==> flow/design.v <==
module	inv (A, Y);
   input A;
   output Y;
   not u1 (Y,A);
endmodule 
module	and2 (A, B, Y);
   input A, B;
   output Y;
   and u1 (Y,A,B);
endmodule 
module	and3 (A, B, C, Y);
   input A, B,C;
   output Y;
   and u1 (Y,A,B,C);
endmodule 
module	and4 (A,B,C,D, Y);
   input A,B,C,D;
   output Y;
   and u1 (Y,A,B,C,D);
endmodule 
module	and5 (A,B,C,D,E, Y);
   input A,B,C,D,E;
   output Y;
   and u1 (Y,A,B,C,D,E);
endmodule 
module	and8 (A,B,C,D,E,F,G,H, Y);
   input A,B,C,D,E,F,G,H;
   output Y;
   and u1 (Y,A,B,C,D,E,F,G,H);
endmodule 
module	nand2 (A, B, Y);
   input A, B;
   output Y;
   nand u1 (Y,A,B);
endmodule 
module	nand3 (A, B, C, Y);
   input A, B,C;
   output Y;
   nand u1 (Y,A,B,C);
endmodule 
module	nand4 (A,B,C,D, Y);
   input A,B,C,D;
   output Y;
   nand u1 (Y,A,B,C,D);
endmodule 
module	nand5 (A,B,C,D,E, Y);
   input A,B,C,D,E;
   output Y;
   nand u1 (Y,A,B,C,D,E);
endmodule 
module	nand8 (A,B,C,D,E,F,G,H, Y);
   input A,B,C,D,E,F,G,H;
   output Y;
   nand u1 (Y,A,B,C,D,E,F,G,H);
endmodule 
module	xor2 (A, B, Y);
   input A, B;
   output Y;
   xor u1 (Y,A,B);
endmodule 
module	xor3 (A, B, C, Y);
   input A, B,C;
   output Y;
   xor u1 (Y,A,B,C);
endmodule 
module	xor4 (A,B,C,D, Y);
   input A,B,C,D;
   output Y;
   xor u1 (Y,A,B,C,D);
endmodule 
module	xor5 (A,B,C,D,E, Y);
   input A,B,C,D,E;
   output Y;
   xor u1 (Y,A,B,C,D,E);
endmodule 
module	xor8 (A,B,C,D,E,F,G,H, Y);
   input A,B,C,D,E,F,G,H;
   output Y;
   xor u1 (Y,A,B,C,D,E,F,G,H);
endmodule 
module	nor2 (A, B, Y);
   input A, B;
   output Y;
   nor u1 (Y,A,B);
endmodule 
module	or2 (A, B, Y);
   input A, B;
   output Y;
   or u1 (Y,A,B);
endmodule 
module	or8 (A,B,C,D,E,F,G,H, Y);
   input A,B,C,D,E,F,G,H;
   output Y;
   or u1 (Y,A,B,C,D,E,F,G,H);
endmodule 
module	c1908 (InDataBus, InCheckBits, InExtSynBits,
				    ContE, ContB, ContF, ContG, ContH, ContK, ContL,
				    OutDataBus, OutSynCheckBits,
				    ByteParLo, ByteParHi, UncorrError);
   input [15:0] 	InDataBus;
   output [15:0] 	OutDataBus;
   input [5:0] 	InCheckBits;
   output [5:0] 	OutSynCheckBits;
   input [3:0] 	InExtSynBits;
   input 	ContE, ContB, ContF, ContG, ContH, ContK, ContL;
   output 	ByteParLo, ByteParHi, UncorrError;
   TopLevel1908 Ckt1908(InDataBus, InCheckBits, InExtSynBits,
				    ContE, ContB, ContF, ContG, ContH, ContK, ContL,
				    OutDataBus, OutSynCheckBits,
				    ByteParLo, ByteParHi, UncorrError);
endmodule  
module TopLevel1908(InDataBus, InCheckBits, InExtSynBits,
				    ContE, ContB, ContF, ContG, ContH, ContK, ContL,
				    OutDataBus, OutSynCheckBits,
				    ByteParLo, ByteParHi, UncorrError);
   input [15:0]  InDataBus;
   input [5:0]	  InCheckBits;
   input [3:0]	  InExtSynBits;
   input		  ContE, ContB, ContF, ContG, ContH, ContK, ContL;
   output [15:0] OutDataBus;
   output [5:0]  OutSynCheckBits;
   output		  ByteParLo, ByteParHi, UncorrError;
   wire [5:0]	  SynBits, NewSynBits, Not_NewSynBits, AllExtSynBits;
   wire		  ContIntM, ContIntP, CorrectionFlag;
   wire		  CorrectionFlagLo, CorrectionFlagHi;
   wire		  InDBParityLo, InDBParityHi;
   wire [15:0]	  DecodedSyn;
   wire [11:0]	  ProductSyn;
   SyndromeGenerator M1(InDataBus, InCheckBits, ContB, ContG, ContH,
			SynBits, InDBParityLo, InDBParityHi);
   ModifySyndrome M2(SynBits, InExtSynBits, InCheckBits, ContE, ContG, ContH,
		     NewSynBits, Not_NewSynBits, AllExtSynBits,
		     ContIntM, ContIntP);
   SyndromeDecode M3(NewSynBits, Not_NewSynBits, ContIntM, ContIntP,
		     ContE, ContB, ContF, ContG, ContH, ContK, ContL,
		     DecodedSyn, ProductSyn,
		     CorrectionFlag, CorrectionFlagLo, CorrectionFlagHi);
   DataBusCorrect M4(InDataBus, DecodedSyn, OutDataBus);
   SynCheckGenerator M5(SynBits, AllExtSynBits, CorrectionFlag, ContE, ContF, ContB,
			OutSynCheckBits);
   ByteParity M6(InDBParityHi, InCheckBits[3], CorrectionFlagHi, ContB, ContL,
		 ByteParHi);
   ByteParity M7(InDBParityLo, InCheckBits[5], CorrectionFlagLo, ContB, ContK,
		 ByteParLo);
   UncorrErrorGenerator M8(ProductSyn, Not_NewSynBits, CorrectionFlagHi, CorrectionFlagLo,
			   InCheckBits[1], InCheckBits[4],			   
			   ContE, ContF, ContB, ContG, ContH, ContIntM, ContIntP,
			   UncorrError);
endmodule  
module SyndromeGenerator(InDataBus, InCheckBits, ContB, ContG, ContH,
				    SynBits, InDBParityLo, InDBParityHi);
   input [15:0] InDataBus;
   input [5:0]	 InCheckBits;
   input		 ContB, ContG, ContH;
   output [5:0] SynBits;
   output		 InDBParityLo, InDBParityHi;
   wire         line0, line1, line2, line3, line4, line5, line6, line7, line8, line9, line10, 
                   line11, line12, line13, line14, line15, line16, line17, line18, line19, line20,
                   line21, line22, line23, line24, line25, line26, line27, line28, line29, line30, 
                   line31, line32, line33, line34, line35, line36, line37, line38, line39, line40,
                   line41, line42, line43, line44, line45, line46, line47, line48, line49, line50, 
                   line51, line52, line53, line54, line55, line56, line57, line58, line59, line60,
                   line61, line62, line63, line64, line65, line66, line67, line68, line69, line70, 
                   line71, line72, line73, line74, line75, line76, line77, line78, line79,
                   line80, line81, line82, line83, line84, line85, line86, line87, line88, line89, 
                   line90, line91, line92, line93;
  wire         Not_ContB, Not_ContH;
  wire         temp0, temp1, temp2, temp3, temp4, temp5;
   wire [15:0]	 NotInDataBus;
   inv UM1_0( .A(ContB), .Y(Not_ContB) );
   inv UM1_1( .A(ContH), .Y(Not_ContH) );
   and3 UM1_2( .A(InCheckBits[0]), .B(ContG), .C(Not_ContB), .Y(temp0) );
   and3 UM1_3( .A(InCheckBits[1]), .B(Not_ContH), .C(Not_ContB), .Y(temp1) );
   and3 UM1_4( .A(InCheckBits[2]), .B(Not_ContH), .C(Not_ContB), .Y(temp2) );
   and2 UM1_5( .A(InCheckBits[3]), .B(Not_ContB), .Y(temp3) );
   and3 UM1_6( .A(InCheckBits[4]), .B(ContG), .C(Not_ContB), .Y(temp4) );
   and2 UM1_7( .A(InCheckBits[5]), .B(Not_ContB), .Y(temp5) );
   inv UM1_8( .A(InDataBus[0]), .Y(NotInDataBus[0]) ),
      UM1_9( .A(InDataBus[1]), .Y(NotInDataBus[1]) ),
      UM1_10( .A(InDataBus[2]), .Y(NotInDataBus[2]) ),
      UM1_11( .A(InDataBus[3]), .Y(NotInDataBus[3]) ),
      UM1_12( .A(InDataBus[4]), .Y(NotInDataBus[4]) ),
      UM1_13( .A(InDataBus[5]), .Y(NotInDataBus[5]) ),
      UM1_14( .A(InDataBus[6]), .Y(NotInDataBus[6]) ),
      UM1_15( .A(InDataBus[7]), .Y(NotInDataBus[7]) ),
      UM1_16( .A(InDataBus[8]), .Y(NotInDataBus[8]) ),
      UM1_17( .A(InDataBus[9]), .Y(NotInDataBus[9]) ),
      UM1_18( .A(InDataBus[10]), .Y(NotInDataBus[10]) ),
      UM1_19( .A(InDataBus[11]), .Y(NotInDataBus[11]) ),
      UM1_20( .A(InDataBus[12]), .Y(NotInDataBus[12]) ),
      UM1_21( .A(InDataBus[13]), .Y(NotInDataBus[13]) ),
      UM1_22( .A(InDataBus[14]), .Y(NotInDataBus[14]) ),
      UM1_23( .A(InDataBus[15]), .Y(NotInDataBus[15]) );
   xor2 UM1_46( .A(NotInDataBus[7]), .B(NotInDataBus[5]), .Y(line46) );
   xor2 UM1_47( .A(line46), .B(NotInDataBus[2]), .Y(line47) );
   xor2 UM1_48( .A(NotInDataBus[14]), .B(NotInDataBus[9]), .Y(line48) );
   xor2 UM1_49( .A(line48), .B(NotInDataBus[11]), .Y(line49) );
   xor2 UM1_50( .A(line47), .B(line49), .Y(line50) );
   xor2 UM1_51( .A(line50), .B(temp0), .Y(SynBits[0]) );
   xor2 UM1_38( .A(NotInDataBus[8]), .B(NotInDataBus[13]), .Y(line38) );
   xor2 UM1_39( .A(line38), .B(NotInDataBus[15]), .Y(line39) );
   xor2 UM1_40( .A(NotInDataBus[14]), .B(temp1), .Y(line40) );
   xor2 UM1_41( .A(line40), .B(NotInDataBus[10]), .Y(line41) );
   xor2 UM1_42( .A(line39), .B(line41), .Y(line42) );
   xor2 UM1_43( .A(NotInDataBus[7]), .B(NotInDataBus[4]), .Y(line43) );
   xor2 UM1_44( .A(line43), .B(NotInDataBus[1]), .Y(line44) );
   xor2 UM1_45( .A(line42), .B(line44), .Y(SynBits[1]) );
   xor2 UM1_24( .A(NotInDataBus[0]), .B(temp2), .Y(line24) );
   xor2 UM1_25( .A(NotInDataBus[12]), .B(NotInDataBus[11]), .Y(line25) );
   xor2 UM1_26( .A(line25), .B(NotInDataBus[10]), .Y(line26) );
   inv UM1_27( .A(line26), .Y(line27) );
   xor2 UM1_28( .A(NotInDataBus[15]), .B(NotInDataBus[14]), .Y(line28) );
   xor2 UM1_29( .A(line28), .B(NotInDataBus[9]), .Y(line29) );
   xor2 UM1_30( .A(line27), .B(line29), .Y(line30) );
   xor2 UM1_31( .A(NotInDataBus[6]), .B(NotInDataBus[5]), .Y(line31) );
   xor2 UM1_32( .A(line31), .B(NotInDataBus[4]), .Y(line32) );
   inv UM1_33( .A(line32), .Y(line33) );
   xor2 UM1_34( .A(line30), .B(line33), .Y(line34) );
   inv UM1_35( .A(line34), .Y(line35) );
   inv UM1_36( .A(line24), .Y(line36) );
   xor2 UM1_37( .A(line36), .B(line35), .Y(SynBits[2]) );
   xor2 UM1_76( .A(NotInDataBus[3]), .B(NotInDataBus[13]), .Y(line76) );
   xor2 UM1_77( .A(line76), .B(temp3), .Y(line77) );
   xor2 UM1_78( .A(NotInDataBus[2]), .B(NotInDataBus[1]), .Y(line78) );
   xor2 UM1_79( .A(line78), .B(NotInDataBus[0]), .Y(line79) );
   xor2 UM1_80( .A(NotInDataBus[15]), .B(NotInDataBus[14]), .Y(line80) );
   xor2 UM1_81( .A(line80), .B(NotInDataBus[9]), .Y(line81) );
   inv UM1_82( .A(line81), .Y(line82) );
   xor2 UM1_83( .A(line79), .B(line82), .Y(line83) );
   xor2 UM1_84( .A(line83), .B(line27), .Y(line84) );
   inv UM1_85( .A(line84), .Y(line85) );
   xor2 UM1_86( .A(line77), .B(line85), .Y(SynBits[3]) );
   xor2 UM1_52( .A(NotInDataBus[8]), .B(NotInDataBus[13]), .Y(line52) );
   xor2 UM1_53( .A(line52), .B(NotInDataBus[15]), .Y(line53) );
   inv UM1_54( .A(line53), .Y(line54) );
   xor2 UM1_55( .A(NotInDataBus[9]), .B(NotInDataBus[6]), .Y(line55) );
   xor2 UM1_56( .A(line55), .B(NotInDataBus[3]), .Y(line56) );
   inv UM1_57( .A(line56), .Y(line57) );
   xor2 UM1_58( .A(line54), .B(line57), .Y(line58) );
   xor2 UM1_59( .A(temp4), .B(NotInDataBus[12]), .Y(line59) );
   inv UM1_60( .A(line59), .Y(line60) );
   xor2 UM1_61( .A(line58), .B(line60), .Y(SynBits[4]) );
   xor2 UM1_62( .A(line29), .B(NotInDataBus[8]), .Y(line62) );
   xor2 UM1_63( .A(line62), .B(temp5), .Y(line63) );
   inv UM1_64( .A(line63), .Y(line64) );
   xor2 UM1_65( .A(NotInDataBus[2]), .B(NotInDataBus[1]), .Y(line65) );
   xor2 UM1_66( .A(line65), .B(NotInDataBus[0]), .Y(line66) );
   inv UM1_67( .A(line66), .Y(line67) );
   xor2 UM1_68( .A(NotInDataBus[6]), .B(NotInDataBus[5]), .Y(line68) );
   xor2 UM1_69( .A(line68), .B(NotInDataBus[4]), .Y(line69) );
   xor2 UM1_70( .A(line67), .B(line69), .Y(line70) );
   xor2 UM1_71( .A(NotInDataBus[7]), .B(NotInDataBus[3]), .Y(line71) );
   inv UM1_72( .A(line71), .Y(line72) );
   xor2 UM1_73( .A(line70), .B(line72), .Y(line73) );
   xor2 UM1_74( .A(line64), .B(line73), .Y(line74) );
   inv UM1_75( .A(line74), .Y(SynBits[5]) );
   xor2 UM1_87( .A(line67), .B(line69), .Y(line87) );
   xor2 UM1_88( .A(line87), .B(line72), .Y(InDBParityLo) );
   xor2 UM1_89( .A(NotInDataBus[12]), .B(NotInDataBus[11]), .Y(line89) );
   xor2 UM1_90( .A(line89), .B(NotInDataBus[10]), .Y(line90) );
   xor2 UM1_91( .A(line82), .B(line90), .Y(line91) );
   xor2 UM1_92( .A(NotInDataBus[13]), .B(NotInDataBus[8]), .Y(line92) );
   inv UM1_93( .A(line92), .Y(line93) );
   xor2 UM1_94( .A(line91), .B(line93), .Y(InDBParityHi) );
endmodule  
module ModifySyndrome(SynBits, InExtSynBits, InCheckBits, ContE, ContG, ContH,
				  NewSynBits, Not_NewSynBits, AllExtSynBits,
				  ContIntM, ContIntP);
   input [5:0]	 SynBits;
   input [3:0]	 InExtSynBits;
   input [5:0]	 InCheckBits;
   input		 ContE, ContG, ContH;
   output [5:0] NewSynBits, Not_NewSynBits, AllExtSynBits;
   output		 ContIntM, ContIntP;
   wire         Not_ContE, Not_ContH;
   wire         temp0, temp1, temp2, temp3, temp4, temp5, line7, line10;
   inv  UM2_0( .A(ContE), .Y(Not_ContE) );
   and2 UM2_1( .A(SynBits[0]), .B(Not_ContE), .Y(temp0) ),
        UM2_2( .A(SynBits[1]), .B(Not_ContE), .Y(temp1) ),
        UM2_3( .A(SynBits[2]), .B(Not_ContE), .Y(temp2) ),
        UM2_4( .A(SynBits[3]), .B(Not_ContE), .Y(temp3) ),
        UM2_5( .A(SynBits[4]), .B(Not_ContE), .Y(temp4) ),
        UM2_6( .A(SynBits[5]), .B(Not_ContE), .Y(temp5) );
   assign AllExtSynBits[3:0] = InExtSynBits[3:0];
   nand2 UM2_7( .A(ContG), .B(Not_ContE), .Y(line7) );
   and2 UM2_8( .A(InCheckBits[0]), .B(line7), .Y(AllExtSynBits[4]) );
   inv  UM2_9( .A(ContH), .Y(Not_ContH) );
   nand2 UM2_10( .A(Not_ContH), .B(Not_ContE), .Y(line10) );
   and2 UM2_11( .A(line10), .B(InCheckBits[2]), .Y(AllExtSynBits[5]) );
   nand2 UM2_12( .A(InCheckBits[1]), .B(line10), .Y(ContIntM) );
   nand2 UM2_13( .A(InCheckBits[4]), .B(line7), .Y(ContIntP) );
   xor2  UM2_14( .A(temp0), .B(AllExtSynBits[0]), .Y(NewSynBits[0]) ),
        UM2_15( .A(temp1), .B(AllExtSynBits[1]), .Y(NewSynBits[1]) ),
        UM2_16( .A(temp2), .B(AllExtSynBits[2]), .Y(NewSynBits[2]) ),
        UM2_17( .A(temp3), .B(AllExtSynBits[3]), .Y(NewSynBits[3]) ),
        UM2_18( .A(temp4), .B(AllExtSynBits[4]), .Y(NewSynBits[4]) ),
        UM2_19( .A(temp5), .B(AllExtSynBits[5]), .Y(NewSynBits[5]) );
   inv  UM2_20( .A(NewSynBits[0]), .Y(Not_NewSynBits[0]) ),
        UM2_21( .A(NewSynBits[1]), .Y(Not_NewSynBits[1]) ),
        UM2_22( .A(NewSynBits[2]), .Y(Not_NewSynBits[2]) ),
        UM2_23( .A(NewSynBits[3]), .Y(Not_NewSynBits[3]) ),
        UM2_24( .A(NewSynBits[4]), .Y(Not_NewSynBits[4]) ),
        UM2_25( .A(NewSynBits[5]), .Y(Not_NewSynBits[5]) );
endmodule  
module SyndromeDecode(NewSynBits, Not_NewSynBits, ContIntM, ContIntP,
				  ContE, ContB, ContF, ContG, ContH, ContK, ContL,
				  DecodedSyn, ProductSyn,
				  CorrectionFlag, CorrectionFlagLo, CorrectionFlagHi);
   input [5:0]	  NewSynBits, Not_NewSynBits;
   input		  ContIntM, ContIntP;
   input		  ContE, ContB, ContF, ContG, ContH, ContK, ContL;
   output [15:0] DecodedSyn;
   output [11:0] ProductSyn;
   output		  CorrectionFlag, CorrectionFlagLo, CorrectionFlagHi;
   wire         line0, line1, line2, line3, line4, line5, line6, line7;
   wire         Not_ContK, Not_ContL, Not_ContB, NotGH, ContIntLo, ContIntHi;
   inv  UM3_0( .A(ContK), .Y(Not_ContK) );
   inv  UM3_1( .A(ContL), .Y(Not_ContL) );  
   inv  UM3_2( .A(ContB), .Y(Not_ContB) );
   nand2 UM3_3( .A(ContG), .B(ContH), .Y(NotGH) );
   nand4 UM3_4( .A(Not_ContK), .B(ContE), .C(ContB), .D(NotGH), .Y(line4) );
   nand3 UM3_5( .A(ContF), .B(Not_ContB), .C(NotGH), .Y(line5) );
   nand2 UM3_6( .A(line4), .B(line5), .Y(ContIntLo) );
   nand4 UM3_7( .A(Not_ContL), .B(ContE), .C(ContB), .D(NotGH), .Y(line7) );
   nand2 UM3_8( .A(line7), .B(line5), .Y(ContIntHi) );
   and2 UM3_9 ( .A(ContIntM), .B(NewSynBits[5]), .Y(ProductSyn[0]) ),
       UM3_10( .A(Not_NewSynBits[0]), .B(Not_NewSynBits[1]), .Y(ProductSyn[1]) ),
       UM3_11( .A(Not_NewSynBits[4]), .B(Not_NewSynBits[2]), .Y(ProductSyn[2]) ),
       UM3_12( .A(Not_NewSynBits[0]), .B(NewSynBits[1]), .Y(ProductSyn[3]) ),
       UM3_13( .A(NewSynBits[0]), .B(Not_NewSynBits[1]), .Y(ProductSyn[4]) ),
       UM3_14( .A(NewSynBits[4]), .B(Not_NewSynBits[2]), .Y(ProductSyn[5]) ),
       UM3_15( .A(ContIntP), .B(Not_NewSynBits[3]), .Y(ProductSyn[6]) ),
       UM3_16( .A(NewSynBits[4]), .B(NewSynBits[2]), .Y(ProductSyn[7]) ),
       UM3_17( .A(ContIntM), .B(Not_NewSynBits[5]), .Y(ProductSyn[8]) ),
       UM3_18( .A(Not_NewSynBits[4]), .B(NewSynBits[2]), .Y(ProductSyn[9]) ),
       UM3_19( .A(ContIntP), .B(NewSynBits[3]), .Y(ProductSyn[10]) ),
       UM3_20( .A(NewSynBits[0]), .B(NewSynBits[1]), .Y(ProductSyn[11]) );
   and5 UM3_21( .A(ProductSyn[0]), .B(ProductSyn[10]), .C(ProductSyn[9]),
			.D(ProductSyn[1]), .E(ContIntLo), .Y(DecodedSyn[0]) ),
       UM3_22( .A(ProductSyn[0]), .B(ProductSyn[10]), .C(ProductSyn[2]),
			.D(ProductSyn[3]), .E(ContIntLo), .Y(DecodedSyn[1]) ),
       UM3_23( .A(ProductSyn[0]), .B(ProductSyn[10]), .C(ProductSyn[2]),
			.D(ProductSyn[4]), .E(ContIntLo), .Y(DecodedSyn[2]) ),
       UM3_24( .A(ProductSyn[0]), .B(ProductSyn[10]), .C(ProductSyn[5]),
			.D(ProductSyn[1]), .E(ContIntLo), .Y(DecodedSyn[3]) ),
       UM3_25( .A(ProductSyn[0]), .B(ProductSyn[6]), .C(ProductSyn[9]),
			.D(ProductSyn[3]), .E(ContIntLo), .Y(DecodedSyn[4]) ),
       UM3_26( .A(ProductSyn[0]), .B(ProductSyn[6]), .C(ProductSyn[9]),
			.D(ProductSyn[4]), .E(ContIntLo), .Y(DecodedSyn[5]) ),
       UM3_27( .A(ProductSyn[0]), .B(ProductSyn[6]), .C(ProductSyn[7]),
			.D(ProductSyn[1]), .E(ContIntLo), .Y(DecodedSyn[6]) ),
       UM3_28( .A(ProductSyn[0]), .B(ProductSyn[6]), .C(ProductSyn[2]),
			.D(ProductSyn[11]), .E(ContIntLo), .Y(DecodedSyn[7]) ),
       UM3_29( .A(ProductSyn[0]), .B(ProductSyn[6]), .C(ProductSyn[5]),
			.D(ProductSyn[3]), .E(ContIntHi), .Y(DecodedSyn[8]) ),
       UM3_30( .A(ProductSyn[0]), .B(ProductSyn[10]), .C(ProductSyn[7]),
			.D(ProductSyn[4]), .E(ContIntHi), .Y(DecodedSyn[9]) ),
       UM3_31( .A(ProductSyn[8]), .B(ProductSyn[10]), .C(ProductSyn[9]),
			.D(ProductSyn[3]), .E(ContIntHi), .Y(DecodedSyn[10]) ),
       UM3_32( .A(ProductSyn[8]), .B(ProductSyn[10]), .C(ProductSyn[9]),
			.D(ProductSyn[4]), .E(ContIntHi), .Y(DecodedSyn[11]) ),
       UM3_33( .A(ProductSyn[8]), .B(ProductSyn[10]), .C(ProductSyn[7]),
			.D(ProductSyn[1]), .E(ContIntHi), .Y(DecodedSyn[12]) ),
       UM3_34( .A(ProductSyn[8]), .B(ProductSyn[10]), .C(ProductSyn[5]),
			.D(ProductSyn[3]), .E(ContIntHi), .Y(DecodedSyn[13]) ),
       UM3_35( .A(ProductSyn[0]), .B(ProductSyn[10]), .C(ProductSyn[9]),
			.D(ProductSyn[11]), .E(ContIntHi), .Y(DecodedSyn[14]) ),
       UM3_36( .A(ProductSyn[0]), .B(ProductSyn[10]), .C(ProductSyn[7]),
			.D(ProductSyn[3]), .E(ContIntHi), .Y(DecodedSyn[15]) );
   or8 UM3_37( .A(DecodedSyn[0]), .B(DecodedSyn[1]), .C(DecodedSyn[2]),
			.D(DecodedSyn[3]), .E(DecodedSyn[4]), .F(DecodedSyn[5]),
			.G(DecodedSyn[6]), .H(DecodedSyn[7]), .Y(CorrectionFlagLo) );
   or8 UM3_38( .A(DecodedSyn[8]), .B(DecodedSyn[9]), .C(DecodedSyn[10]),
			.D(DecodedSyn[11]), .E(DecodedSyn[12]), .F(DecodedSyn[13]),
			.G(DecodedSyn[14]), .H(DecodedSyn[15]), .Y(CorrectionFlagHi) );
   or2 UM3_39( .A(CorrectionFlagLo), .B(CorrectionFlagHi), .Y(CorrectionFlag) );
endmodule  
module DataBusCorrect(InDataBus, DecodedSyn, OutDataBus);
   input [15:0]  InDataBus, DecodedSyn;
   output [15:0] OutDataBus;
   xor2 UM4_0( .A(InDataBus[0]), .B(DecodedSyn[0]), .Y(OutDataBus[0]) ),
      UM4_1( .A(InDataBus[1]), .B(DecodedSyn[1]), .Y(OutDataBus[1]) ),
      UM4_2( .A(InDataBus[2]), .B(DecodedSyn[2]), .Y(OutDataBus[2]) ),
      UM4_3( .A(InDataBus[3]), .B(DecodedSyn[3]), .Y(OutDataBus[3]) ),
      UM4_4( .A(InDataBus[4]), .B(DecodedSyn[4]), .Y(OutDataBus[4]) ),
      UM4_5( .A(InDataBus[5]), .B(DecodedSyn[5]), .Y(OutDataBus[5]) ),
      UM4_6( .A(InDataBus[6]), .B(DecodedSyn[6]), .Y(OutDataBus[6]) ),
      UM4_7( .A(InDataBus[7]), .B(DecodedSyn[7]), .Y(OutDataBus[7]) ),
      UM4_8( .A(InDataBus[8]), .B(DecodedSyn[8]), .Y(OutDataBus[8]) ),
      UM4_9( .A(InDataBus[9]), .B(DecodedSyn[9]), .Y(OutDataBus[9]) ),
      UM4_10( .A(InDataBus[10]), .B(DecodedSyn[10]), .Y(OutDataBus[10]) ),
      UM4_11( .A(InDataBus[11]), .B(DecodedSyn[11]), .Y(OutDataBus[11]) ),
      UM4_12( .A(InDataBus[12]), .B(DecodedSyn[12]), .Y(OutDataBus[12]) ),
      UM4_13( .A(InDataBus[13]), .B(DecodedSyn[13]), .Y(OutDataBus[13]) ),
      UM4_14( .A(InDataBus[14]), .B(DecodedSyn[14]), .Y(OutDataBus[14]) ),
      UM4_15( .A(InDataBus[15]), .B(DecodedSyn[15]), .Y(OutDataBus[15]) );
endmodule  
module SynCheckGenerator(SynBits, AllExtSynBits, CorrectionFlag, ContE,
					ContF, ContB, OutSynCheckBits);
   input [5:0]	 SynBits, AllExtSynBits;
   input		 CorrectionFlag;
   input		 ContE, ContF, ContB;
   output [5:0] OutSynCheckBits;
   wire         Not_ContF;
   inv  UM5_0( .A(ContF), .Y(Not_ContF) );
   SynCheckSlice UM5_1(SynBits[0], AllExtSynBits[0], CorrectionFlag, ContE,
				   Not_ContF, ContB, OutSynCheckBits[0]),
                 UM5_2(SynBits[1], AllExtSynBits[1], CorrectionFlag, ContE,
				   Not_ContF, ContB, OutSynCheckBits[1]),
                 UM5_3(SynBits[2], AllExtSynBits[2], CorrectionFlag, ContE,
				   Not_ContF, ContB, OutSynCheckBits[2]),
                 UM5_4(SynBits[3], AllExtSynBits[3], CorrectionFlag, ContE,
				   Not_ContF, ContB, OutSynCheckBits[3]),
                 UM5_5(SynBits[4], AllExtSynBits[4], CorrectionFlag, ContE,
				   Not_ContF, ContB, OutSynCheckBits[4]),
                 UM5_6(SynBits[5], AllExtSynBits[5], CorrectionFlag, ContE,
				   Not_ContF, ContB, OutSynCheckBits[5]);
endmodule  
module SynCheckSlice(SynBits_i, AllExtSynBits_i, CorrectionFlag, ContE,
				 NotContF, ContB, OutSynCheckBits_i);
   input	SynBits_i, AllExtSynBits_i;
   input	CorrectionFlag;
   input	ContE, NotContF, ContB;
   output	OutSynCheckBits_i;
   wire         line0, line1, line2 ;
   and3 SCS_0( .A(AllExtSynBits_i), .B(ContE), .C(CorrectionFlag), .Y(line0) );
   xor2  SCS_1( .A(SynBits_i), .B(line0), .Y(line1) );
   nand2 SCS_2( .A(NotContF), .B(ContB), .Y(line2) );
   and2 SCS_3( .A(line2), .B(line1), .Y(OutSynCheckBits_i) );
endmodule  
module ByteParity (InDBParity_N, InCheckBit_N, CorrectionFlag_N, ContB, Cont_N,
			    ByteParity_N);
   input	InDBParity_N, InCheckBit_N, CorrectionFlag_N;
   input	ContB, Cont_N;
   output	ByteParity_N;
   wire         line0, line1, line2, line3, line4, line5, line6, line7, line8;
   wire         Not_Cont_N, Not_ContB, Not_InDBParity_N;
   inv UM6_7_0( .A(ContB), .Y(Not_ContB) ),
      UM6_7_1( .A(Cont_N), .Y(Not_Cont_N) ),
      UM6_7_2( .A(InDBParity_N), .Y(Not_InDBParity_N) );
   nand2 UM6_7_3( .A(ContB), .B(Not_Cont_N), .Y(line3) );
   and2 UM6_7_4( .A(line3), .B(Not_InDBParity_N), .Y(line4) );
   and2 UM6_7_5( .A(CorrectionFlag_N), .B(Not_ContB), .Y(line5) );
   xor2  UM6_7_6( .A(line5), .B(line4), .Y(line6) );
   nand2 UM6_7_7( .A(InCheckBit_N), .B(Cont_N), .Y(line7) );
   and2 UM6_7_8( .A(line7), .B(ContB), .Y(line8) );
   xor2  UM6_7_9( .A(line6), .B(line8), .Y(ByteParity_N) );
endmodule  
module UncorrErrorGenerator (ProductSyn, Not_NewSynBits, CorrectionFlagHi, CorrectionFlagLo,
			     InCheckBit1, InCheckBit4,
			     ContE,ContF, ContB, ContG, ContH, ContIntM, ContIntP,
			     UncorrError);
   input [11:0]	ProductSyn;
   input [5:0]	Not_NewSynBits;
   input	InCheckBit1, InCheckBit4;	
   input	CorrectionFlagHi, CorrectionFlagLo;
   input	ContE, ContF, ContB, ContG, ContH, ContIntM, ContIntP;
   output	UncorrError;
   wire		 UESignal, ErrorFREE;
   wire         line0, line1, line2, line3, line4, line5, line6, line7, line8, line9,
		line10, line11, line12, line13, line14, line15, line16, line17, line18;
   wire         Not_ContH, Not_ContE, Not_ContB, Not_ContF, NotM, NotP, NotGH, ContIntUE, NotCorrFlagHi, NotCorrFlagLo;
   inv  UM8_0( .A(ContH), .Y(Not_ContH) ),
        UM8_1( .A(ContE), .Y(Not_ContE) ),
        UM8_2( .A(ContB), .Y(Not_ContB) ),
        UM8_3( .A(ContF), .Y(Not_ContF) ),
        UM8_4( .A(ContIntM), .Y(NotM) ),
        UM8_5( .A(ContIntP), .Y(NotP) );
   nand2 UM8_6( .A(ContG), .B(ContH), .Y(NotGH) );
   and3 UM8_7( .A(ContF), .B(Not_ContB), .C(NotGH), .Y(ContIntUE) );
   UEGen UM8_8(ProductSyn, ContIntUE, NotM, NotP, Not_NewSynBits[3], Not_NewSynBits[5],
	       UESignal);
   nand2 UM8_9( .A(Not_ContH), .B(Not_ContE), .Y(line9) ),
         UM8_10( .A(InCheckBit1), .B(line9), .Y(line10) ),
         UM8_11( .A(ContG), .B(Not_ContE), .Y(line11) ),
         UM8_12( .A(InCheckBit4), .B(line11), .Y(line12 ) );
   nand8 UM8_13( .A(Not_NewSynBits[0]), .B(Not_NewSynBits[1]), .C(Not_NewSynBits[2]),
		 .D(Not_NewSynBits[3]), .E(Not_NewSynBits[4]), .F(Not_NewSynBits[5]),
		 .G(line10), .H(line12), .Y(ErrorFREE) );
   inv  UM8_14( .A(CorrectionFlagHi), .Y(NotCorrFlagHi) ),
        UM8_15( .A(CorrectionFlagLo), .Y(NotCorrFlagLo) );
   and3 UM8_16( .A(NotCorrFlagLo), .B(NotCorrFlagHi), .C(UESignal), .Y(line16) );
   and4 UM8_17( .A(Not_ContB), .B(ErrorFREE), .C(ContF), .D(line16), .Y(line17) );
   and3 UM8_18( .A(Not_ContB), .B(ErrorFREE), .C(Not_ContF), .Y(line18) );
   nor2 UM8_19( .A(line18), .B(line17), .Y(UncorrError) );
endmodule  
module UEGen(ProductSyn, ContIntUE, NotM, NotP, NotNewSynBit3, NotNewSynBit5,
		   UESignal);
   input [11:0] ProductSyn;
   input	ContIntUE, NotM, NotP, NotNewSynBit3, NotNewSynBit5;
   output	UESignal;
   wire line0, line1, line2, line3, line4, line5, line6, line7, line8, line9;
   and2 UEG_0( .A(NotP), .B(NotNewSynBit3), .Y(line0) ),
        UEG_1( .A(NotM), .B(NotNewSynBit5), .Y(line1) );
   nand5 UEG_2( .A(ProductSyn[0]), .B(ProductSyn[6]), .C(ProductSyn[2]),
		.D(ProductSyn[1]), .E(ContIntUE), .Y(line2) ),
         UEG_3( .A(ProductSyn[8]), .B(ProductSyn[10]), .C(ProductSyn[2]),
		.D(ProductSyn[1]), .E(ContIntUE), .Y(line3) ),
         UEG_4( .A(ProductSyn[8]), .B(ProductSyn[6]), .C(ProductSyn[9]),
		.D(ProductSyn[1]), .E(ContIntUE), .Y(line4) ),
         UEG_5( .A(ProductSyn[8]), .B(ProductSyn[6]), .C(ProductSyn[2]),
		.D(ProductSyn[3]), .E(ContIntUE), .Y(line5) ),
         UEG_6( .A(ProductSyn[8]), .B(ProductSyn[6]), .C(ProductSyn[2]),
		.D(ProductSyn[4]), .E(ContIntUE), .Y(line6) ),
         UEG_7( .A(ProductSyn[8]), .B(ProductSyn[6]), .C(ProductSyn[5]),
		.D(ProductSyn[1]), .E(ContIntUE), .Y(line7) ),
         UEG_8( .A(ProductSyn[8]), .B(line0), .C(ProductSyn[2]),
		.D(ProductSyn[1]), .E(ContIntUE), .Y(line8) ),
         UEG_9( .A(line1), .B(ProductSyn[6]), .C(ProductSyn[2]),
	        .D(ProductSyn[1]), .E(ContIntUE), .Y(line9) );
   and8 UEG_10( .A(line2), .B(line3), .C(line4), .D(line5), .E(line6),
		.F(line7), .G(line8), .H(line9), .Y(UESignal) );
endmodule  
module error_correction # (
    parameter puf_sig_length     = 256,
    parameter ipid_N             = 16
)
(
    input                                clk,
    input                                rst_n,
    input        [1:0]                   pcm_instruction,
    input        [puf_sig_length-1:0]    pcm_puf_in,
    input                                pcm_puf_in_valid,
    input        [$clog2(ipid_N)-1:0]    pcm_ipid_number,
    output logic [puf_sig_length-1:0]    pcm_puf_out,
    output logic                         pcm_puf_out_valid,
    output logic                         pcm_S_c  
);  
typedef enum logic [1:0] {IDLE, PROVISION_ID, CORRECT_SIG} state_t;
state_t state_r; 
logic [(6*(puf_sig_length/16))-1:0] parity_bits [0:ipid_N-1];
wire [puf_sig_length-1:0] temp_corrected_out; 
genvar j;
generate
    for (j =0; j < puf_sig_length/16; j++) begin
        error_module errorX (.data(pcm_puf_in[((j+1)*16)-1:j*16]), .parity(parity_bits[pcm_ipid_number][((j+1)*6)-1:j*6]), .corrected_out(temp_corrected_out[((j+1)*16)-1:j*16]));
    end 
endgenerate 
always @(posedge clk) begin
    if (state_r == PROVISION_ID && pcm_puf_in_valid) begin
        for (int i = 0; i < puf_sig_length/16; i++) begin
            parity_bits[pcm_ipid_number][0+(6*i)] <= pcm_puf_in[2+(16*i)] ^ pcm_puf_in[5+(16*i)] ^ pcm_puf_in[7+(16*i)] ^ pcm_puf_in[9+(16*i)] ^ pcm_puf_in[11+(16*i)] ^ pcm_puf_in[14+(16*i)];
            parity_bits[pcm_ipid_number][1+(6*i)] <= pcm_puf_in[1+(16*i)] ^ pcm_puf_in[4+(16*i)] ^ pcm_puf_in[7+(16*i)] ^ pcm_puf_in[8+(16*i)] ^ pcm_puf_in[10+(16*i)] ^ pcm_puf_in[13+(16*i)] ^ pcm_puf_in[14+(16*i)] ^ pcm_puf_in[15+(16*i)];
            parity_bits[pcm_ipid_number][2+(6*i)] <= pcm_puf_in[0+(16*i)] ^ pcm_puf_in[4+(16*i)] ^ pcm_puf_in[5+(16*i)] ^ pcm_puf_in[6+(16*i)] ^ pcm_puf_in[9+(16*i)] ^ pcm_puf_in[10+(16*i)] ^ pcm_puf_in[11+(16*i)] ^ pcm_puf_in[12+(16*i)] ^ pcm_puf_in[14+(16*i)] ^ pcm_puf_in[15+(16*i)];
            parity_bits[pcm_ipid_number][3+(6*i)] <= pcm_puf_in[0+(16*i)] ^ pcm_puf_in[1+(16*i)] ^ pcm_puf_in[2+(16*i)] ^ pcm_puf_in[3+(16*i)] ^ pcm_puf_in[4+(16*i)] ^ pcm_puf_in[9+(16*i)] ^ pcm_puf_in[10+(16*i)] ^ pcm_puf_in[11+(16*i)] ^ pcm_puf_in[12+(16*i)] ^ pcm_puf_in[13+(16*i)] ^ pcm_puf_in[14+(16*i)] ^ pcm_puf_in[15+(16*i)];
            parity_bits[pcm_ipid_number][4+(6*i)] <= pcm_puf_in[3+(16*i)] ^ pcm_puf_in[6+(16*i)] ^ pcm_puf_in[8+(16*i)] ^ pcm_puf_in[9+(16*i)] ^ pcm_puf_in[12+(16*i)]  ^ pcm_puf_in[13+(16*i)] ^ pcm_puf_in[15+(16*i)];
            parity_bits[pcm_ipid_number][5+(6*i)] <= pcm_puf_in[0+(16*i)] ^ pcm_puf_in[1+(16*i)] ^ pcm_puf_in[2+(16*i)] ^ pcm_puf_in[3+(16*i)] ^ pcm_puf_in[4+(16*i)] ^ pcm_puf_in[5+(16*i)] ^ pcm_puf_in[6+(16*i)] ^ pcm_puf_in[7+(16*i)] ^ pcm_puf_in[8+(16*i)] ^ pcm_puf_in[9+(16*i)] ^ pcm_puf_in[14+(16*i)] ^ pcm_puf_in[15+(16*i)];                 
        end 
    end
end
always @(posedge clk, negedge rst_n) begin
    if (~rst_n) begin
        state_r <= IDLE; 
        pcm_puf_out_valid <= 0;
        pcm_puf_out <= 0; 
        pcm_S_c <= 0; 
    end 
    else begin
        case (state_r) 
            IDLE : begin
                pcm_S_c <= 0; 
                pcm_puf_out_valid <= 0;
                pcm_puf_out_valid <= 0;
                if (pcm_instruction == 2'b01) begin
                    state_r <= PROVISION_ID; 
                end 
                else if (pcm_instruction == 2'b10) begin
                    state_r <= CORRECT_SIG; 
                end 
            end 
            PROVISION_ID : begin  
                if (pcm_puf_in_valid) begin 
                    pcm_S_c <= 1; 
                    if (pcm_instruction == 2'b00) begin 
                        state_r <= IDLE; 
                        pcm_S_c <= 0; 
                    end 
                end 
            end 
            CORRECT_SIG : begin
                pcm_puf_out <= temp_corrected_out; 
                pcm_puf_out_valid <= 1;
                if (pcm_instruction == 2'b00) begin
                    state_r <= IDLE; 
                end 
            end 
        endcase 
    end 
end 
endmodule 
module error_module (
    input   [15:0]  data, 
    input   [5:0]   parity, 
    output logic [15:0]  corrected_out
    );
	wire ContG = 1'b1;
	wire ContH = 1'b0;
	wire ContB = 1'b0;
	wire ContE = 1'b0;
	wire ContF = 1'b1;
	wire ContK = 1'b1;
	wire ContL = 1'b1;
    wire ByteParLo1, ByteParHi1;
	wire UncorrError1;
    wire [5 :0] OutSynCheckBits;
	c1908 error_correction_1 (.InDataBus(data), .InCheckBits(parity), .InExtSynBits(4'b0000), 
	.ContE(ContE), .ContB(ContB), .ContF(ContF), .ContG(ContG), .ContH(ContH), .ContK(ContK), .ContL(ContL),
	.OutDataBus(corrected_out), .ByteParLo(ByteParLo1), .ByteParHi(ByteParHi1), .UncorrError(UncorrError1),
	.OutSynCheckBits(OutSynCheckBits));
endmodule
Subject: tool reports on error_correction

Hi,

From RTL to reports: error_correction
Each step is given for the RTL above and for the edited RTL.
"before" refers to lines of the RTL above, "after" to lines of the edited file.
"diff": "after" minus "before" as printed here. "rel_change_pct": 100 x difference / "before".
{"block": "setup", "top": "error_correction", "clock_port": "clk", "library": "sky130hd", "lib_corner": "tt_025C_1v80"}

Diff
The edit as a unified diff against the file above.
This change comes from a script, not from a designer. No optimisation was intended, and the edited design may behave differently.
begin of diff
@@ -514,5 +514,5 @@
 module error_correction # (
     parameter puf_sig_length     = 256,
-    parameter ipid_N             = 16
+    parameter ipid_N             = 32
 )
 (
end of diff

Elaborated design
Counts by Yosys on the flattened word-level netlist (proc, flatten, opt, wreduce; memories kept). Register bits leave out memories and registers merged into their read ports (data or address). Print and check cells are left out. Cells with the same type and inputs are merged into one.
Memory sizes are those after Yosys's memory passes, which may raise the word count (mostly to a power of two), join words into wider ones and drop unused or constant bits.
{"block": "word_totals", "element": "ff_bits", "before": 260, "after": 260, "diff": 0, "rel_change_pct": 0.00}
{"block": "word_totals", "element": "out_inout_bits", "before": 258, "after": 258, "diff": 0, "rel_change_pct": 0.00}
{"block": "word_totals", "element": "wordCells", "before": 2925, "after": 2925, "diff": 0, "rel_change_pct": 0.00}
{"block": "word_totals", "element": "in_bits", "before": 265, "after": 266, "diff": 1, "rel_change_pct": 0.38}
{"block": "word_totals", "element": "mem_bits_rw", "before": 1536, "after": 3072, "diff": 1536, "rel_change_pct": 100.00}
{"block": "word_totals", "element": "mem_count", "before": 1, "after": 1, "diff": 0, "rel_change_pct": 0.00}
{"block": "mem_list", "element": "mem_shapes", "before": "parity_bits 16 x 96 bit 1R1W", "after": "parity_bits 32 x 96 bit 1R1W"}
{"block": "op_classes", "element": "equal", "before": 6, "after": 6, "diff": 0, "rel_change_pct": 0.00}
{"block": "op_classes", "element": "n_mux", "before": 106, "after": 106, "diff": 0, "rel_change_pct": 0.00}
{"block": "op_classes", "element": "reduce_logical", "before": 8, "after": 8, "diff": 0, "rel_change_pct": 0.00}
{"block": "op_classes", "element": "n_logic", "before": 2800, "after": 2800, "diff": 0, "rel_change_pct": 0.00}
Operator kinds equal on both sides are left out: 18.

Longest topological paths
Yosys ltp: most cells in a row. Word level: on the elaborated netlist, between registers, memories and ports. Mapped: between sequential cells and ports; inverters and the memories' decode and read muxes count.
{"block": "depth", "element": "word_depth", "before": 13, "after": 13, "diff": 0, "rel_change_pct": 0.00}
{"block": "depth", "element": "ABC_AREA", "before": "0", "after": "0"}
{"block": "depth", "element": "mapped_depth", "before": 14, "after": 15, "diff": 1, "rel_change_pct": 7.14}

Synthesis result
Yosys stat after the flow's synthesis: flattened, memories mapped to cells. It holds for the ABC_AREA given above (unset counts as 0); a run with the other value may have another netlist.
{"block": "mapped", "element": "cell_count", "before": 4461, "after": 7214, "diff": 2753, "rel_change_pct": 61.71}
{"block": "mapped", "element": "synth_area_um2", "before": 80572.3, "after": 137059.0, "diff": 56486.7, "rel_change_pct": 70.11}
{"block": "mapped", "element": "seq_area_um2", "before": 52656.8, "after": 98781.0, "diff": 46124.2, "rel_change_pct": 87.59}
{"block": "mapped", "element": "ffs", "before": 1797, "after": 3333, "diff": 1536, "rel_change_pct": 85.48}
{"block": "mapped", "element": "buf_cells", "before": 209, "after": 360, "diff": 151, "rel_change_pct": 72.25}
{"block": "by_type", "type": "sky130_fd_sc_hd__edfxtp_1", "before": 1536, "after": 3072, "diff": 1536, "rel_change_pct": 100.00}
{"block": "by_type", "type": "sky130_fd_sc_hd__mux2i_1", "before": 6, "after": 400, "diff": 394, "rel_change_pct": 6566.67}
{"block": "by_type", "type": "sky130_fd_sc_hd__a22oi_1", "before": 15, "after": 274, "diff": 259, "rel_change_pct": 1726.67}
{"block": "by_type", "type": "sky130_fd_sc_hd__o22ai_1", "before": 0, "after": 203, "diff": 203}
{"block": "by_type", "type": "sky130_fd_sc_hd__mux4_2", "before": 431, "after": 554, "diff": 123, "rel_change_pct": 28.54}
{"block": "by_type", "type": "sky130_fd_sc_hd__buf_2", "before": 34, "after": 148, "diff": 114, "rel_change_pct": 335.29}
{"block": "by_type", "type": "sky130_fd_sc_hd__nor2_1", "before": 249, "after": 345, "diff": 96, "rel_change_pct": 38.55}
{"block": "by_type", "type": "sky130_fd_sc_hd__a21oi_1", "before": 178, "after": 262, "diff": 84, "rel_change_pct": 47.19}
{"block": "by_type", "type": "sky130_fd_sc_hd__xnor2_1", "before": 405, "after": 488, "diff": 83, "rel_change_pct": 20.49}
{"block": "by_type", "type": "sky130_fd_sc_hd__xor2_1", "before": 176, "after": 238, "diff": 62, "rel_change_pct": 35.23}
{"block": "by_type", "type": "sky130_fd_sc_hd__a31oi_1", "before": 66, "after": 13, "diff": -53, "rel_change_pct": -80.30}
{"block": "by_type", "type": "sky130_fd_sc_hd__o21ai_0", "before": 53, "after": 2, "diff": -51, "rel_change_pct": -96.23}
{"block": "by_type", "type": "sky130_fd_sc_hd__xnor3_1", "before": 118, "after": 69, "diff": -49, "rel_change_pct": -41.53}
{"block": "by_type", "type": "sky130_fd_sc_hd__nor3_2", "before": 1, "after": 42, "diff": 41, "rel_change_pct": 4100.00}
{"block": "by_type", "type": "sky130_fd_sc_hd__nand2_1", "before": 80, "after": 40, "diff": -40, "rel_change_pct": -50.00}
{"block": "by_type", "type": "sky130_fd_sc_hd__or3_1", "before": 43, "after": 4, "diff": -39, "rel_change_pct": -90.70}
{"block": "by_type", "type": "sky130_fd_sc_hd__nand2b_1", "before": 42, "after": 14, "diff": -28, "rel_change_pct": -66.67}
{"block": "by_type", "type": "sky130_fd_sc_hd__a2111o_1", "before": 28, "after": 0, "diff": -28, "rel_change_pct": -100.00}
Cell types equal on both sides are left out: 5.
The list need not be complete.
By module: a second synthesis without flattening, with its own total; a netlist apart from the flattened one above.
{"block": "unflattened", "element": "hier_cells", "before": 8257, "after": 10528, "diff": 2271, "rel_change_pct": 27.50}
{"block": "unflattened", "element": "area_unflattened_um2", "before": 101218.3, "after": 158343.1, "diff": 57124.8, "rel_change_pct": 56.44}
Each row is one instance without its submodules.
{"block": "modules_before", "mod": "error_correction", "cells": 3361, "mod_area_um2": 72130.4, "n_inst": 1}
{"block": "modules_before", "mod": "xor2", "cells": 1, "mod_area_um2": 8.8, "n_inst": 1424}
{"block": "modules_before", "mod": "and2", "cells": 1, "mod_area_um2": 6.3, "n_inst": 576}
{"block": "modules_before", "mod": "inv", "cells": 1, "mod_area_um2": 3.8, "n_inst": 928}
{"block": "modules_before", "mod": "and5", "cells": 3, "mod_area_um2": 12.5, "n_inst": 256}
{"block": "modules_before", "mod": "nand5", "cells": 2, "mod_area_um2": 11.3, "n_inst": 128}
{"block": "modules_before", "mod": "nand2", "cells": 1, "mod_area_um2": 3.8, "n_inst": 352}
{"block": "modules_before", "mod": "and3", "cells": 1, "mod_area_um2": 6.3, "n_inst": 208}
{"block": "modules_before", "mod": "or8", "cells": 3, "mod_area_um2": 16.3, "n_inst": 32}
{"block": "modules_before", "mod": "ModifySyndrome", "cells": 4, "mod_area_um2": 30.0, "n_inst": 16}
{"block": "modules_before", "mod": "nand8", "cells": 3, "mod_area_um2": 18.8, "n_inst": 16}
{"block": "modules_before", "mod": "and8", "cells": 3, "mod_area_um2": 16.3, "n_inst": 16}
{"block": "modules_before", "mod": "nand4", "cells": 1, "mod_area_um2": 6.3, "n_inst": 32}
{"block": "modules_before", "mod": "and4", "cells": 1, "mod_area_um2": 8.8, "n_inst": 16}
before: Modules not listed: 14.
{"block": "modules_after", "mod": "error_correction", "cells": 5632, "mod_area_um2": 129255.2, "n_inst": 1}
{"block": "modules_after", "mod": "xor2", "cells": 1, "mod_area_um2": 8.8, "n_inst": 1424}
{"block": "modules_after", "mod": "and2", "cells": 1, "mod_area_um2": 6.3, "n_inst": 576}
{"block": "modules_after", "mod": "inv", "cells": 1, "mod_area_um2": 3.8, "n_inst": 928}
{"block": "modules_after", "mod": "and5", "cells": 3, "mod_area_um2": 12.5, "n_inst": 256}
{"block": "modules_after", "mod": "nand5", "cells": 2, "mod_area_um2": 11.3, "n_inst": 128}
{"block": "modules_after", "mod": "nand2", "cells": 1, "mod_area_um2": 3.8, "n_inst": 352}
{"block": "modules_after", "mod": "and3", "cells": 1, "mod_area_um2": 6.3, "n_inst": 208}
{"block": "modules_after", "mod": "or8", "cells": 3, "mod_area_um2": 16.3, "n_inst": 32}
{"block": "modules_after", "mod": "ModifySyndrome", "cells": 4, "mod_area_um2": 30.0, "n_inst": 16}
{"block": "modules_after", "mod": "nand8", "cells": 3, "mod_area_um2": 18.8, "n_inst": 16}
{"block": "modules_after", "mod": "and8", "cells": 3, "mod_area_um2": 16.3, "n_inst": 16}
{"block": "modules_after", "mod": "nand4", "cells": 1, "mod_area_um2": 6.3, "n_inst": 32}
{"block": "modules_after", "mod": "and4", "cells": 1, "mod_area_um2": 8.8, "n_inst": 16}
after: Modules not listed: 14.

Timing after synthesis
OpenSTA on the mapped netlist: ideal clock, no wires. The path of least setup slack (recovery checks aside). Input and output delay are each 20% of the period. Register names are those of the netlist, which keeps one name where synthesis merged equal registers.
{"block": "synth_timing", "element": "kind", "before": "in2reg", "after": "in2reg"}
{"block": "synth_timing", "element": "start", "before": "in pcm_ipid_number[1]", "after": "in pcm_ipid_number[1]"}
{"block": "synth_timing", "element": "end", "before": "mem parity_bits[0][0]", "after": "mem parity_bits[0][0]"}
{"block": "synth_timing", "element": "path_delay_ns", "before": 8.720, "after": 5.996, "diff": -2.724, "rel_change_pct": -31.24}
{"block": "synth_timing", "element": "period_ns", "before": 5.0, "after": 5.0, "diff": 0.0, "rel_change_pct": 0.00}
{"block": "synth_timing", "element": "setup_ns", "before": 0.668, "after": 0.552, "diff": -0.116}
{"block": "synth_timing", "element": "path_stages", "before": 9, "after": 8, "diff": -1, "rel_change_pct": -11.11}
{"block": "synth_timing", "element": "t_first_pin_ns", "before": 1.000, "after": 1.000, "diff": 0.000, "rel_change_pct": 0.00}
{"block": "synth_timing", "element": "path_slack_ns", "before": -4.721, "after": -1.996, "diff": 2.725}
{"block": "synth_timing", "element": "n_path_buf", "before": 7, "after": 6, "diff": -1, "rel_change_pct": -14.29}
{"block": "synth_timing", "element": "in_delay_ns", "before": 1.000, "after": 1.000, "diff": 0.000, "rel_change_pct": 0.00}
{"block": "synth_timing", "element": "t_arrival_ns", "before": 9.052, "after": 6.444, "diff": -2.608, "rel_change_pct": -28.81}
{"block": "synth_timing", "element": "synth_period_reached_ns", "before": 9.721, "after": 6.996, "diff": -2.725, "rel_change_pct": -28.03}
"path_delay_ns" is the arrival time less input delay plus setup time.
"path_stages" counts driving pins, that of a launching flip-flop among them; a cell with two outputs on the path counts twice.
"synth_period_reached_ns" = period - worst setup slack (recovery checks aside). The figure is calculated, with input and output delays left at 20% of the set period.
{"block": "synth_via_before", "path_cell_list": "sky130_fd_sc_hd__buf_4 sky130_fd_sc_hd__buf_6 sky130_fd_sc_hd__buf_4 sky130_fd_sc_hd__buf_2 sky130_fd_sc_hd__buf_4 sky130_fd_sc_hd__buf_2 sky130_fd_sc_hd__buf_2 sky130_fd_sc_hd__or3_1 sky130_fd_sc_hd__nor3_1"}
{"block": "synth_lines_before", "element": "start: declaration", "line": 524, "rtl": "input        [$clog2(ipid_N)-1:0]    pcm_ipid_number,"}
{"block": "synth_lines_before", "element": "end: declaration", "line": 531, "rtl": "logic [(6*(puf_sig_length/16))-1:0] parity_bits [0:ipid_N-1];"}
before: Chain of elaborated cells between the ends: none given.
{"block": "synth_via_after", "path_cell_list": "sky130_fd_sc_hd__buf_4 sky130_fd_sc_hd__buf_2 sky130_fd_sc_hd__buf_2 sky130_fd_sc_hd__buf_2 sky130_fd_sc_hd__buf_2 sky130_fd_sc_hd__or3_1 sky130_fd_sc_hd__clkbuf_1 sky130_fd_sc_hd__nor2_1"}
{"block": "synth_lines_after", "element": "start: declaration", "line": 524, "rtl": "input        [$clog2(ipid_N)-1:0]    pcm_ipid_number,"}
{"block": "synth_lines_after", "element": "end: declaration", "line": 531, "rtl": "logic [(6*(puf_sig_length/16))-1:0] parity_bits [0:ipid_N-1];"}
after: Chain of elaborated cells between the ends: none given.

Worst path after layout
From the final timing report of each run of set A: the path of least setup slack in the routed layout; clock arrival at registers is part of the times.
{"block": "layout_timing", "element": "kind", "before": "in2reg", "after": "in2reg"}
{"block": "layout_timing", "element": "start", "before": "in pcm_ipid_number[1]", "after": "in pcm_ipid_number[4]"}
{"block": "layout_timing", "element": "end", "before": "reg pcm_puf_out[158]", "after": "reg pcm_puf_out[219]"}
{"block": "layout_timing", "element": "setup_ns", "before": 0.16, "after": 0.07, "diff": -0.09}
{"block": "layout_timing", "element": "period_ns", "before": 5.0, "after": 5.0, "diff": 0.0, "rel_change_pct": 0.00}
{"block": "layout_timing", "element": "t_first_pin_ns", "before": 1.00, "after": 1.00, "diff": 0.00, "rel_change_pct": 0.00}
{"block": "layout_timing", "element": "t_arrival_ns", "before": 4.40, "after": 5.25, "diff": 0.85, "rel_change_pct": 19.32}
{"block": "layout_timing", "element": "n_path_buf", "before": 3, "after": 6, "diff": 3, "rel_change_pct": 100.00}
{"block": "layout_timing", "element": "path_slack_ns", "before": 1.25, "after": 0.61, "diff": -0.64}
{"block": "layout_timing", "element": "path_stages", "before": 10, "after": 14, "diff": 4, "rel_change_pct": 40.00}
{"block": "layout_timing", "element": "in_delay_ns", "before": 1.00, "after": 1.00, "diff": 0.00, "rel_change_pct": 0.00}
Between the ends stands the longest chain of elaborated cells between them, by number of cells; it is not shown to be the way that was timed. Of several equally long chains one is given.
Each line given opens the expression or statement behind the cell; cells for indexed reads and writes are added by Yosys, which also makes memories of some case tables.
The chain passes a memory read, where the word-level depth is cut; so it can be longer than that depth.
{"block": "layout_via_before", "path_cell_list": "sky130_fd_sc_hd__buf_8 sky130_fd_sc_hd__buf_4 sky130_fd_sc_hd__buf_4 sky130_fd_sc_hd__mux4_2 sky130_fd_sc_hd__mux4_2 sky130_fd_sc_hd__xnor2_1 sky130_fd_sc_hd__and2b_1 sky130_fd_sc_hd__and4b_1 sky130_fd_sc_hd__xnor2_1 sky130_fd_sc_hd__a21oi_1", "elab_chain_len": 9, "cells_between": 25, "lines_between": 5, "cone_classes": "logic (24); memory (1)"}
{"block": "layout_lines_before", "element": "start: declaration", "line": 524, "rtl": "input        [$clog2(ipid_N)-1:0]    pcm_ipid_number,"}
{"block": "layout_lines_before", "element": "memory read (16 x 96 bit)", "line": 531, "rtl": "logic [(6*(puf_sig_length/16))-1:0] parity_bits [0:ipid_N-1];"}
{"block": "layout_lines_before", "element": "XOR 1 bit", "line": 59, "rtl": "xor u1 (Y,A,B);"}
{"block": "layout_lines_before", "element": "NOT 1 bit", "line": 4, "rtl": "not u1 (Y,A);"}
{"block": "layout_lines_before", "element": "XOR 1 bit", "line": 59}
{"block": "layout_lines_before", "element": "NOT 1 bit", "line": 4}
{"block": "layout_lines_before", "element": "bitwise AND 1 bit x3", "line": 24, "rtl": "and u1 (Y,A,B,C,D,E);"}
{"block": "layout_lines_before", "element": "XOR 1 bit", "line": 59}
{"block": "layout_lines_before", "element": "end: assignment", "line": 555, "rtl": "pcm_puf_out <= 0;"}
{"block": "layout_lines_before", "element": "end: assignment", "line": 581, "rtl": "pcm_puf_out <= temp_corrected_out;"}
{"block": "layout_lines_before", "element": "end: declaration", "line": 525, "rtl": "output logic [puf_sig_length-1:0]    pcm_puf_out,"}
{"block": "layout_via_after", "path_cell_list": "sky130_fd_sc_hd__clkdlybuf4s50_1 sky130_fd_sc_hd__buf_12 sky130_fd_sc_hd__or4b_2 sky130_fd_sc_hd__buf_4 sky130_fd_sc_hd__buf_4 sky130_fd_sc_hd__o22ai_1 sky130_fd_sc_hd__nor4_1 sky130_fd_sc_hd__buf_4 sky130_fd_sc_hd__nand4_1 sky130_fd_sc_hd__a211oi_1 sky130_fd_sc_hd__buf_4 sky130_fd_sc_hd__nand3_1 sky130_fd_sc_hd__xor2_1 sky130_fd_sc_hd__a21oi_1", "elab_chain_len": 9, "cells_between": 25, "cone_classes": "logic (24); memory (1)"}
{"block": "layout_lines_after", "element": "start: declaration", "line": 524, "rtl": "input        [$clog2(ipid_N)-1:0]    pcm_ipid_number,"}
{"block": "layout_lines_after", "element": "memory read (32 x 96 bit)", "line": 531, "rtl": "logic [(6*(puf_sig_length/16))-1:0] parity_bits [0:ipid_N-1];"}
{"block": "layout_lines_after", "element": "XOR 1 bit", "line": 59, "rtl": "xor u1 (Y,A,B);"}
{"block": "layout_lines_after", "element": "NOT 1 bit", "line": 4, "rtl": "not u1 (Y,A);"}
{"block": "layout_lines_after", "element": "XOR 1 bit", "line": 59}
{"block": "layout_lines_after", "element": "NOT 1 bit", "line": 4}
{"block": "layout_lines_after", "element": "bitwise AND 1 bit", "line": 9, "rtl": "and u1 (Y,A,B);"}
{"block": "layout_lines_after", "element": "bitwise AND 1 bit x2", "line": 24, "rtl": "and u1 (Y,A,B,C,D,E);"}
{"block": "layout_lines_after", "element": "XOR 1 bit", "line": 59}
{"block": "layout_lines_after", "element": "end: assignment", "line": 555, "rtl": "pcm_puf_out <= 0;"}
{"block": "layout_lines_after", "element": "end: assignment", "line": 581, "rtl": "pcm_puf_out <= temp_corrected_out;"}
{"block": "layout_lines_after", "element": "end: declaration", "line": 525, "rtl": "output logic [puf_sig_length-1:0]    pcm_puf_out,"}

Layout results
Both versions went through the flow (Yosys, OpenROAD) with the same settings in each pair. Constraints: input delay and output delay 20% of the set period each, output load 0.01 pF.
{"block": "flow_settings_set_A", "CORE_UTILIZATION": 40, "PLACE_DENSITY": 0.6, "period_ns": 5.0, "CAP_MARGIN": 20, "CORE_MARGIN": 2, "SLEW_MARGIN": 20}
{"block": "measured_set_A", "element": "timing.achieved_period_ns", "before": 3.754, "after": 4.394, "diff": 0.640, "rel_change_pct": 17.05}
{"block": "measured_set_A", "element": "total_negative_slack_ns", "before": 0.000, "after": 0.000, "diff": 0.000}
{"block": "measured_set_A", "element": "layout_utilization_pct", "before": 48.0, "after": 47.9, "diff": -0.1}
{"block": "measured_set_A", "element": "post_route_stdcell_area_um2", "before": 96019.6, "after": 163098.0, "diff": 67078.4, "rel_change_pct": 69.86}
{"block": "measured_set_A", "element": "die_area_um2", "before": 205037.0, "after": 347345.0, "diff": 142308.0, "rel_change_pct": 69.41}
{"block": "measured_set_A", "element": "power_mw", "before": 45.446, "after": 77.186, "diff": 31.740, "rel_change_pct": 69.84}
{"block": "measured_set_A", "element": "yosys_chip_area_um2", "before": 80572.3, "after": 137059.0, "diff": 56486.7, "rel_change_pct": 70.11}
{"block": "measured_set_A", "element": "worstSetupSlack_ns", "before": 1.246, "after": 0.606, "diff": -0.640}
{"block": "flow_settings_set_B", "CELL_PAD_IN_SITES_DETAIL_PLACEMENT": 0, "CORE_UTILIZATION": 45, "CTS_CLUSTER_SIZE": 72, "GPL_ROUTABILITY_DRIVEN": 1, "MAX_ROUTING_LAYER": "met4", "MIN_ROUTING_LAYER": "met1", "PLACE_DENSITY_LB_ADDON": 0.17, "SLEW_MARGIN": 40, "TNS_END_PERCENT": 30, "period_ns": 4.45, "CAP_MARGIN": 20, "CORE_MARGIN": 2}
{"block": "measured_set_B", "element": "timing.achieved_period_ns", "before": 3.499, "after": 4.033, "diff": 0.534, "rel_change_pct": 15.26}
{"block": "measured_set_B", "element": "total_negative_slack_ns", "before": 0.000, "after": 0.000, "diff": 0.000}
{"block": "measured_set_B", "element": "layout_utilization_pct", "before": 54.2, "after": 54.2, "diff": 0.0}
{"block": "measured_set_B", "element": "post_route_stdcell_area_um2", "before": 96555.1, "after": 164325.0, "diff": 67769.9, "rel_change_pct": 70.19}
{"block": "measured_set_B", "element": "die_area_um2", "before": 182449.0, "after": 309008.0, "diff": 126559.0, "rel_change_pct": 69.37}
{"block": "measured_set_B", "element": "power_mw", "before": 51.204, "after": 86.940, "diff": 35.736, "rel_change_pct": 69.79}
{"block": "measured_set_B", "element": "yosys_chip_area_um2", "before": 80572.3, "after": 137059.0, "diff": 56486.7, "rel_change_pct": 70.11}
{"block": "measured_set_B", "element": "worstSetupSlack_ns", "before": 0.951, "after": 0.417, "diff": -0.534}
"timing.achieved_period_ns" is the run's clock period less its worst setup slack. It is reckoned from that one timing run; input and output delays stay at 20% of the period that was set.
By "power_mw" is meant OpenSTA's value without simulated activity: inputs other than the clock are taken to toggle once in ten clock periods, and the tool carries that through the logic.

Regards
